==> flow/design.v <==
module a23_multiply (
input                       i_clk,
input                       i_rst,           
input                       i_fetch_stall,
input       [31:0]          i_a_in,          
input       [31:0]          i_b_in,          
input       [1:0]           i_function,
input                       i_execute,
output      [31:0]          o_out,
output      [1:0]           o_flags,         
output reg                  o_done           
);
wire        enable;
wire        accumulate;
wire [33:0] multiplier;
wire [33:0] multiplier_bar;
wire [33:0] sum;
wire [33:0] sum34_b;
reg  [5:0]  count;
reg  [5:0]  count_nxt;
reg  [67:0] product;
reg  [67:0] product_nxt;
reg  [1:0]  flags_nxt;
wire [32:0] sum_acc1;            
assign enable         = i_function[0];
assign accumulate     = i_function[1];
assign multiplier     =  { 2'd0, i_a_in} ;
assign multiplier_bar = ~{ 2'd0, i_a_in} + 34'd1 ;
assign sum34_b        =  product[1:0] == 2'b01 ? multiplier     :
                         product[1:0] == 2'b10 ? multiplier_bar :
                                                 34'd0          ;
    assign sum =  product[67:34] + sum34_b;
    assign sum_acc1 = {1'd0, product[32:1]} + {1'd0, i_a_in};
always @*
    begin
    count_nxt           = count;
    product_nxt         = product;
    flags_nxt   = { product[32], product[32:1] == 32'd0 }; 
    if ( count == 6'd0 )
        product_nxt = {33'd0, 1'd0, i_b_in, 1'd0 } ;
    else if ( count <= 6'd33 )
        product_nxt = { sum[33], sum, product[33:1]} ;
    else if ( count == 6'd34 && accumulate )
        begin
        product_nxt         = { product[64:33], sum_acc1[31:0], 1'd0};  
        end
    if (count == 6'd0)   
        count_nxt   = enable ? 6'd1 : 6'd0;
    else if ((count == 6'd34 && !accumulate) ||   
             (count == 6'd35 &&  accumulate)  )   
        count_nxt   = 6'd0;
    else
        count_nxt   = count + 1'd1;
    end
always @ ( posedge i_clk )
    if ( i_rst )
        begin
        count           <= 6'd0;
        o_done          <= 1'd0;
        end
    else if ( !i_fetch_stall )
        begin
        count           <= i_execute ? count_nxt          : count;           
        product         <= i_execute ? product_nxt        : product;        
        o_done          <= i_execute ? count == 6'd31     : o_done;          
        end
assign o_out   = product[32:1]; 
assign o_flags = flags_nxt;
endmodule
module amber_mul (
input                       i_clk,
input                       i_rst,           
input                       i_start,
input                       i_accumulate,    
input       [31:0]          i_a,             
input       [31:0]          i_b,             
input       [31:0]          i_c,             
output                      o_ready,
output                      o_done,
output      [31:0]          o_result,
output      [1:0]           o_flags          
);
reg         busy;
reg         acc_q;
reg  [31:0] a_q;
reg  [31:0] c_q;
reg         done_d1;
reg         done_d2;
reg         done_d3;
wire        mult_done;
wire        take;
wire [31:0] mult_a;
wire [1:0]  mult_function;
assign take          = i_start && !busy;
assign o_ready       = !busy;
assign mult_a        = done_d2 ? c_q : a_q;
assign mult_function = busy ? { acc_q, 1'd0 } : { i_accumulate, take };
always @ ( posedge i_clk )
    if ( take )
        begin
        acc_q <= i_accumulate;
        a_q   <= i_a;
        c_q   <= i_c;
        end
always @ ( posedge i_clk )
    if ( i_rst )
        begin
        busy    <= 1'd0;
        done_d1 <= 1'd0;
        done_d2 <= 1'd0;
        done_d3 <= 1'd0;
        end
    else
        begin
        busy    <= take ? 1'd1 : ( o_done ? 1'd0 : busy );
        done_d1 <= mult_done;
        done_d2 <= done_d1;
        done_d3 <= done_d2 && acc_q;
        end
assign o_done = busy && ( acc_q ? done_d3 : done_d2 );
a23_multiply u_multiply (
    .i_clk          ( i_clk          ),
    .i_rst          ( i_rst          ),
    .i_fetch_stall  ( 1'd0           ),
    .i_a_in         ( mult_a         ),
    .i_b_in         ( i_b            ),
    .i_function     ( mult_function  ),
    .i_execute      ( 1'd1           ),
    .o_out          ( o_result       ),
    .o_flags        ( o_flags        ),
    .o_done         ( mult_done      )
);
endmodule
==> reports on amber_mul <==
== From RTL to reports: amber_mul ==
Tool output for the design above before and after an edit, in the order of the flow.
Lines under "before" count in the file above, lines under "after" in the edited file.
"change" is "after" less "before", of the values as shown.
Operators carry their Yosys type and port widths (W data, S select, Z words).
A cell with n/a has no value.

* Top: amber_mul
* Clock input: i_clk
* Library: sky130hd
* Library corner: tt_025C_1v80

== The edit ==
Unified diff, file above to edited file.
A script made this edit. It changes what the design does and was not meant as an optimisation.

<pre>
@@ -26,5 +26,5 @@
 assign accumulate     = i_function[1];
 assign multiplier     =  { 2'd0, i_a_in} ;
-assign multiplier_bar = ~{ 2'd0, i_a_in} + 34'd1 ;
+assign multiplier_bar = ~{ 2'd0, i_a_in} | 34'd1 ;
 assign sum34_b        =  product[1:0] == 2'b01 ? multiplier     :
                          product[1:0] == 2'b10 ? multiplier_bar :
</pre>

== After elaboration ==
Counts by Yosys on the flattened word-level netlist (proc, flatten, opt, wreduce; memories kept). Register bits leave out memories and registers merged into their read ports (data or address). Print and check cells are left out. Cells with the same type and inputs are merged into one.

{| class="wikitable"
|+ Storage and ports
! item !! before !! after !! change
|-
| bits in registers || 144 || 144 || 0
|-
| cells after elaboration || 50 || 49 || -1
|}

{| class="wikitable"
|+ Cells by class
! item !! before !! after !! change
|-
| $add $sub $neg || 4 || 3 || -1
|-
| magnitude comparators || 1 || 1 || 0
|-
| eq/ne operators || 5 || 5 || 0
|-
| mux-type cells || 13 || 13 || 0
|-
| bitwise operators || 2 || 2 || 0
|-
| reductions and logical operators || 14 || 14 || 0
|}

{| class="wikitable"
|+ Operators with widths
! operator !! before !! after !! change
|-
| $add A34 B1 Y34 const B || 1 || 0 || -1
|}

Unchanged operator kinds not shown: 25.

== Depth ==
Yosys ltp: most cells in a row. Word level: on the elaborated netlist, between registers, memories and ports. Mapped: between sequential cells and ports; inverters and the memories' decode and read muxes count.

{| class="wikitable"
|+ Depth
! item !! before !! after !! change
|-
| word-level depth || 8 || 8 || 0
|-
| ABC_AREA || 0 || 0 || n/a
|-
| mapped depth || 26 || 16 || -10
|-
| depth with buffers taken out || 19 || 15 || -4
|}

== After synthesis ==
Yosys stat after the flow's synthesis: flattened, memories mapped to cells. It holds for the ABC_AREA given above (unset counts as 0); a run with the other value may have another netlist.

{| class="wikitable"
|+ Cell types
! cell type !! before !! after !! change
|-
| sky130_fd_sc_hd__inv_1 || 47 || 21 || -26
|-
| sky130_fd_sc_hd__o22ai_1 || 26 || 0 || -26
|-
| sky130_fd_sc_hd__mux2_2 || 7 || 31 || +24
|-
| sky130_fd_sc_hd__xnor2_1 || 50 || 31 || -19
|-
| sky130_fd_sc_hd__nor3_1 || 33 || 18 || -15
|-
| sky130_fd_sc_hd__o21ai_0 || 65 || 52 || -13
|-
| sky130_fd_sc_hd__a21oi_1 || 63 || 52 || -11
|-
| sky130_fd_sc_hd__mux2i_1 || 29 || 38 || +9
|-
| sky130_fd_sc_hd__clkbuf_1 || 26 || 35 || +9
|-
| sky130_fd_sc_hd__nand3_1 || 22 || 13 || -9
|-
| sky130_fd_sc_hd__xor2_1 || 27 || 19 || -8
|-
| sky130_fd_sc_hd__o211ai_1 || 11 || 4 || -7
|-
| sky130_fd_sc_hd__o31ai_1 || 9 || 3 || -6
|-
| sky130_fd_sc_hd__and2_1 || 8 || 3 || -5
|-
| sky130_fd_sc_hd__nand2b_1 || 17 || 13 || -4
|-
| sky130_fd_sc_hd__a211oi_1 || 10 || 14 || +4
|-
| sky130_fd_sc_hd__o2bb2ai_1 || 4 || 0 || -4
|-
| sky130_fd_sc_hd__o21ai_1 || 1 || 5 || +4
|}

Unchanged cell types not shown: 13.
The list need not be complete.

{| class="wikitable"
|+ Mapped netlist
! item !! before !! after !! change
|-
| cell count || 1020 || 892 || -128
|-
| synthesis area (um^2) || 10203.5 || 9507.9 || -695.6
|-
| sequential part of the area (um^2) || 4184.0 || 4184.0 || 0.0
|-
| flip-flops || 143 || 143 || 0
|}

By module: a second synthesis without flattening, with its own total; a netlist apart from the flattened one above.

{| class="wikitable"
|+ Second synthesis, totals
! item !! before !! after !! change
|-
| cell total of the unflattened synthesis || 1052 || 929 || -123
|-
| area total of the unflattened synthesis (um^2) || 10432.5 || 9714.3 || -718.2
|}

Each row is one instance without its submodules.

{| class="wikitable"
|+ Modules, before
! module !! times used !! cells !! area (um^2) !! seq. area (um^2)
|-
| a23_multiply || 1 || 934 || 7780.0 || 2152.1
|-
| amber_mul || 1 || 118 || 2652.5 || 2031.9
|}

{| class="wikitable"
|+ Modules, after
! module !! times used !! cells !! area (um^2) !! seq. area (um^2)
|-
| a23_multiply || 1 || 811 || 7061.8 || 2152.1
|-
| amber_mul || 1 || 118 || 2652.5 || 2031.9
|}

== Worst setup path after synthesis ==
Source: OpenSTA report_checks on the synthesized netlist (no wires, ideal clock, input and output delay 20% of the period each), path of least setup slack; recovery checks are left aside. Register names are those of the netlist, which keeps one name where synthesis merged equal registers.

{| class="wikitable"
|+ Timing after synthesis
! item !! before !! after !! change
|-
| path kind || register -> register || input -> register || n/a
|-
| from || register done_d2 || input i_start || n/a
|-
| to || register (name not given) || register u_multiply.count[0] || n/a
|-
| period (ps) || 5000 || 5000 || 0
|-
| library setup time (ps) || 266 || 74 || -192
|-
| launch time at the first pin (ps) || 0 || 1000 || +1000
|-
| data arrival time (ps) || 5672 || 4321 || -1351
|-
| required time (ps) || 4734 || 4926 || +192
|-
| path slack (ps) || -938 || 605 || +1543
|-
| path delay (ps) || 5938 || 3395 || -2543
|-
| driving pins on the path || 27 || 2 || -25
|-
| buffers on the path || 7 || 0 || -7
|-
| synthesis period reached (ps) || 5938 || 4395 || -1543
|}

"path delay" = arrival - input delay + setup time.
"driving pins on the path" counts driving pins, that of a launching flip-flop among them; a cell with two outputs on the path counts twice.
"synthesis period reached" is the clock period less the worst setup slack; recovery checks do not enter. This is arithmetic on one report: input and output delays are still those of the set period (20% each).
The rows between start and end are the longest chain of elaborated cells between them; the timing report does not say that the signal goes this way. Where chains are equally long, one stands for them.
A line is the first line of the expression or statement that the cell stems from. Yosys adds cells for indexed reads and writes and turns some case tables into memories.

Between the ends, after synthesis, before:
* Cells stage by stage: sky130_fd_sc_hd__dfxtp_1 > sky130_fd_sc_hd__buf_6 > sky130_fd_sc_hd__buf_12 > sky130_fd_sc_hd__buf_6 > sky130_fd_sc_hd__buf_2 > sky130_fd_sc_hd__buf_2 > sky130_fd_sc_hd__buf_1 > sky130_fd_sc_hd__mux2i_1 > sky130_fd_sc_hd__ha_1 > sky130_fd_sc_hd__o211ai_2 > sky130_fd_sc_hd__or4_4 > sky130_fd_sc_hd__nor2b_4 > sky130_fd_sc_hd__nand3_4 > sky130_fd_sc_hd__a2111oi_4 > sky130_fd_sc_hd__xnor2_1 > sky130_fd_sc_hd__o22ai_1 > sky130_fd_sc_hd__ha_1 > sky130_fd_sc_hd__clkbuf_1 > sky130_fd_sc_hd__a21oi_1 > sky130_fd_sc_hd__o21ai_0 > sky130_fd_sc_hd__a21o_1 > sky130_fd_sc_hd__a21o_1 > sky130_fd_sc_hd__a21oi_1 > sky130_fd_sc_hd__o211ai_1 > sky130_fd_sc_hd__a31oi_1 > sky130_fd_sc_hd__xor2_1 > sky130_fd_sc_hd__nor2_1
* Length of the longest elaborated chain: 7

{| class="wikitable"
|+ RTL lines, path after synthesis, before
! item !! line !! source
|-
| start, declared || 88 || <nowiki>reg         done_d2;</nowiki>
|-
| start, assigned || 110 || <nowiki>done_d2 <= 1'd0;</nowiki>
|-
| start, assigned || 117 || <nowiki>done_d2 <= done_d1;</nowiki>
|-
| $mux W32 || 96 || <nowiki>assign mult_a        = done_d2 ? c_q : a_q;</nowiki>
|-
| $not A32 Y34 || 28 || <nowiki>assign multiplier_bar = ~{ 2'd0, i_a_in} + 34'd1 ;</nowiki>
|-
| $add A34 B1 Y34 || 28 ||
|-
| $mux W34 || 30 ||
|-
| $mux W34 || 29 ||
|-
| $add A34 B34 Y34 || 32 ||
|-
| $mux W68 || 41 || <nowiki>else if ( count <= 6'd33 )</nowiki>
|-
| end, assigned || 64 ||
|-
| end, declared || 21 ||
|}

Between the ends, after synthesis, after:
* Cells stage by stage: sky130_fd_sc_hd__nor2b_1 > sky130_fd_sc_hd__a32o_1
* Length of the longest elaborated chain: 4

{| class="wikitable"
|+ RTL lines, path after synthesis, after
! item !! line !! source
|-
| start, declared || 73 || <nowiki>input                       i_start,</nowiki>
|-
| $logic_and A1 B1 Y1 || 94 || <nowiki>assign take          = i_start && !busy;</nowiki>
|-
| $mux W2 || 97 || <nowiki>assign mult_function = busy ? { acc_q, 1'd0 } : { i_accumulate, take };</nowiki>
|-
| $mux W1 || 48 || <nowiki>count_nxt   = enable ? 6'd1 : 6'd0;</nowiki>
|-
| $mux W6 || 47 || <nowiki>if (count == 6'd0)</nowiki>
|-
| end, assigned || 58 || <nowiki>count           <= 6'd0;</nowiki>
|-
| end, assigned || 63 || <nowiki>count           <= i_execute ? count_nxt          : count;</nowiki>
|-
| end, declared || 19 || <nowiki>reg  [5:0]  count;</nowiki>
|}

== Worst path after layout ==
Path of least setup slack in the final report of each run of pair 1 (OpenROAD, finished layout, wires in). Where an end is a register, its clock arrival counts in the times.
The path's times are printed in steps of 10 ps; the period is the one set.

{| class="wikitable"
|+ Timing post-layout
! item !! before !! after !! change
|-
| path kind || register -> register || register -> register || n/a
|-
| from || register done_d2 || register (name not given) || n/a
|-
| to || register (name not given) || register (name not given) || n/a
|-
| period (ps) || 4850 || 4850 || 0
|-
| library setup time (ps) || 270 || 240 || -30
|-
| launch time at the first pin (ps) || 420 || 420 || 0
|-
| data arrival time (ps) || 4790 || 4240 || -550
|-
| required time (ps) || 5000 || 5030 || +30
|-
| path slack (ps) || 210 || 790 || +580
|-
| driving pins on the path || 18 || 14 || -4
|-
| buffers on the path || 1 || 0 || -1
|}

The rows between start and end are the longest chain of elaborated cells between them; the timing report does not say that the signal goes this way. Where chains are equally long, one stands for them.

Between the ends, post-layout, before:
* Cells stage by stage: sky130_fd_sc_hd__dfxtp_4 > sky130_fd_sc_hd__buf_12 > sky130_fd_sc_hd__mux2i_4 > sky130_fd_sc_hd__o211ai_2 > sky130_fd_sc_hd__or4_4 > sky130_fd_sc_hd__nor2b_4 > sky130_fd_sc_hd__nand3_1 > sky130_fd_sc_hd__xnor2_1 > sky130_fd_sc_hd__o22ai_1 > sky130_fd_sc_hd__ha_1 > sky130_fd_sc_hd__a21oi_1 > sky130_fd_sc_hd__o21ai_0 > sky130_fd_sc_hd__o21ai_1 > sky130_fd_sc_hd__a211oi_2 > sky130_fd_sc_hd__o211a_1 > sky130_fd_sc_hd__o32a_1 > sky130_fd_sc_hd__xnor2_1 > sky130_fd_sc_hd__nor2_1
* Length of the longest elaborated chain: 7

{| class="wikitable"
|+ RTL lines, path post-layout, before
! item !! line !! source
|-
| start, declared || 88 || <nowiki>reg         done_d2;</nowiki>
|-
| start, assigned || 110 || <nowiki>done_d2 <= 1'd0;</nowiki>
|-
| start, assigned || 117 || <nowiki>done_d2 <= done_d1;</nowiki>
|-
| $mux W32 || 96 || <nowiki>assign mult_a        = done_d2 ? c_q : a_q;</nowiki>
|-
| $not A32 Y34 || 28 || <nowiki>assign multiplier_bar = ~{ 2'd0, i_a_in} + 34'd1 ;</nowiki>
|-
| $add A34 B1 Y34 || 28 ||
|-
| $mux W34 || 30 ||
|-
| $mux W34 || 29 ||
|-
| $add A34 B34 Y34 || 32 ||
|-
| $mux W68 || 41 || <nowiki>else if ( count <= 6'd33 )</nowiki>
|-
| end, assigned || 64 ||
|-
| end, declared || 21 ||
|}

Between the ends, post-layout, after:
* Cells stage by stage: sky130_fd_sc_hd__edfxtp_1 > sky130_fd_sc_hd__nand2b_1 > sky130_fd_sc_hd__inv_1 > sky130_fd_sc_hd__a21o_1 > sky130_fd_sc_hd__ha_1 > sky130_fd_sc_hd__a211oi_1 > sky130_fd_sc_hd__o21bai_1 > sky130_fd_sc_hd__a311o_1 > sky130_fd_sc_hd__o21ai_1 > sky130_fd_sc_hd__a21oi_1 > sky130_fd_sc_hd__o41ai_4 > sky130_fd_sc_hd__o221ai_2 > sky130_fd_sc_hd__xnor2_1 > sky130_fd_sc_hd__nor2_1
* Length of the longest elaborated chain: 5

{| class="wikitable"
|+ RTL lines, path post-layout, after
! item !! line !! source
|-
| start, declared || 21 ||
|-
| start, assigned || 64 ||
|-
| $eq A2 B2 Y1 || 30 ||
|-
| $mux W34 || 30 ||
|-
| $mux W34 || 29 ||
|-
| $add A34 B34 Y34 || 32 ||
|-
| $mux W68 || 41 || <nowiki>else if ( count <= 6'd33 )</nowiki>
|-
| end, assigned || 64 ||
|-
| end, declared || 21 ||
|}

== Measured runs ==
Both versions went through the flow (Yosys, OpenROAD) with the same settings in each pair. Constraints: input delay and output delay 20% of the set period each, output load 0.01 pF.

Flow settings, pair 1:
* CORE_UTILIZATION: 40
* PLACE_DENSITY: 0.6
* period_ns: 4.85
* CAP_MARGIN: 20
* CORE_MARGIN: 2
* SLEW_MARGIN: 20

{| class="wikitable"
|+ Measured results, pair 1
! item !! before !! after !! change
|-
| netlist area reported by Yosys (um^2) || 10203.5 || 9507.9 || -695.6
|-
| area of the die (um^2) || 26802.6 || 25019.3 || -1783.3
|-
| standard-cell area of the final layout (um^2) || 12557.0 || 11652.4 || -904.6
|-
| setup slack of the critical path (ps) || 211 || 790 || +579
|-
| sum of negative setup slack (ps) || 0 || 0 || 0
|-
| total power of the final layout (µW) || 4198 || 4346 || +148
|-
| period achieved (ps) || 4639 || 4060 || -579
|}

Flow settings, pair 2:
* ABC_AREA: 0
* CELL_PAD_IN_SITES_DETAIL_PLACEMENT: 2
* CORE_MARGIN: 6
* CORE_UTILIZATION: 38
* GPL_TIMING_DRIVEN: 1
* HOLD_SLACK_MARGIN: 0.21
* MAX_ROUTING_LAYER: met5
* PLACE_DENSITY: 0.36
* SETUP_SLACK_MARGIN: 1.06
* period_ns: 5.22
* CAP_MARGIN: 20
* SLEW_MARGIN: 20

{| class="wikitable"
|+ Measured results, pair 2
! item !! before !! after !! change
|-
| netlist area reported by Yosys (um^2) || 10203.5 || 9507.9 || -695.6
|-
| area of the die (um^2) || 30928.5 || 28961.2 || -1967.3
|-
| standard-cell area of the final layout (um^2) || 13779.5 || 11566.1 || -2213.4
|-
| setup slack of the critical path (ps) || 474 || 1250 || +776
|-
| sum of negative setup slack (ps) || 0 || 0 || 0
|-
| total power of the final layout (µW) || 4399 || 3925 || -474
|-
| period achieved (ps) || 4746 || 3970 || -776
|}

"period achieved" is the run's clock period less its worst setup slack. It is reckoned from that one timing run; input and output delays stay at 20% of the period that was set.
"total power of the final layout" is the tool's figure for a default switching activity; nothing was simulated.
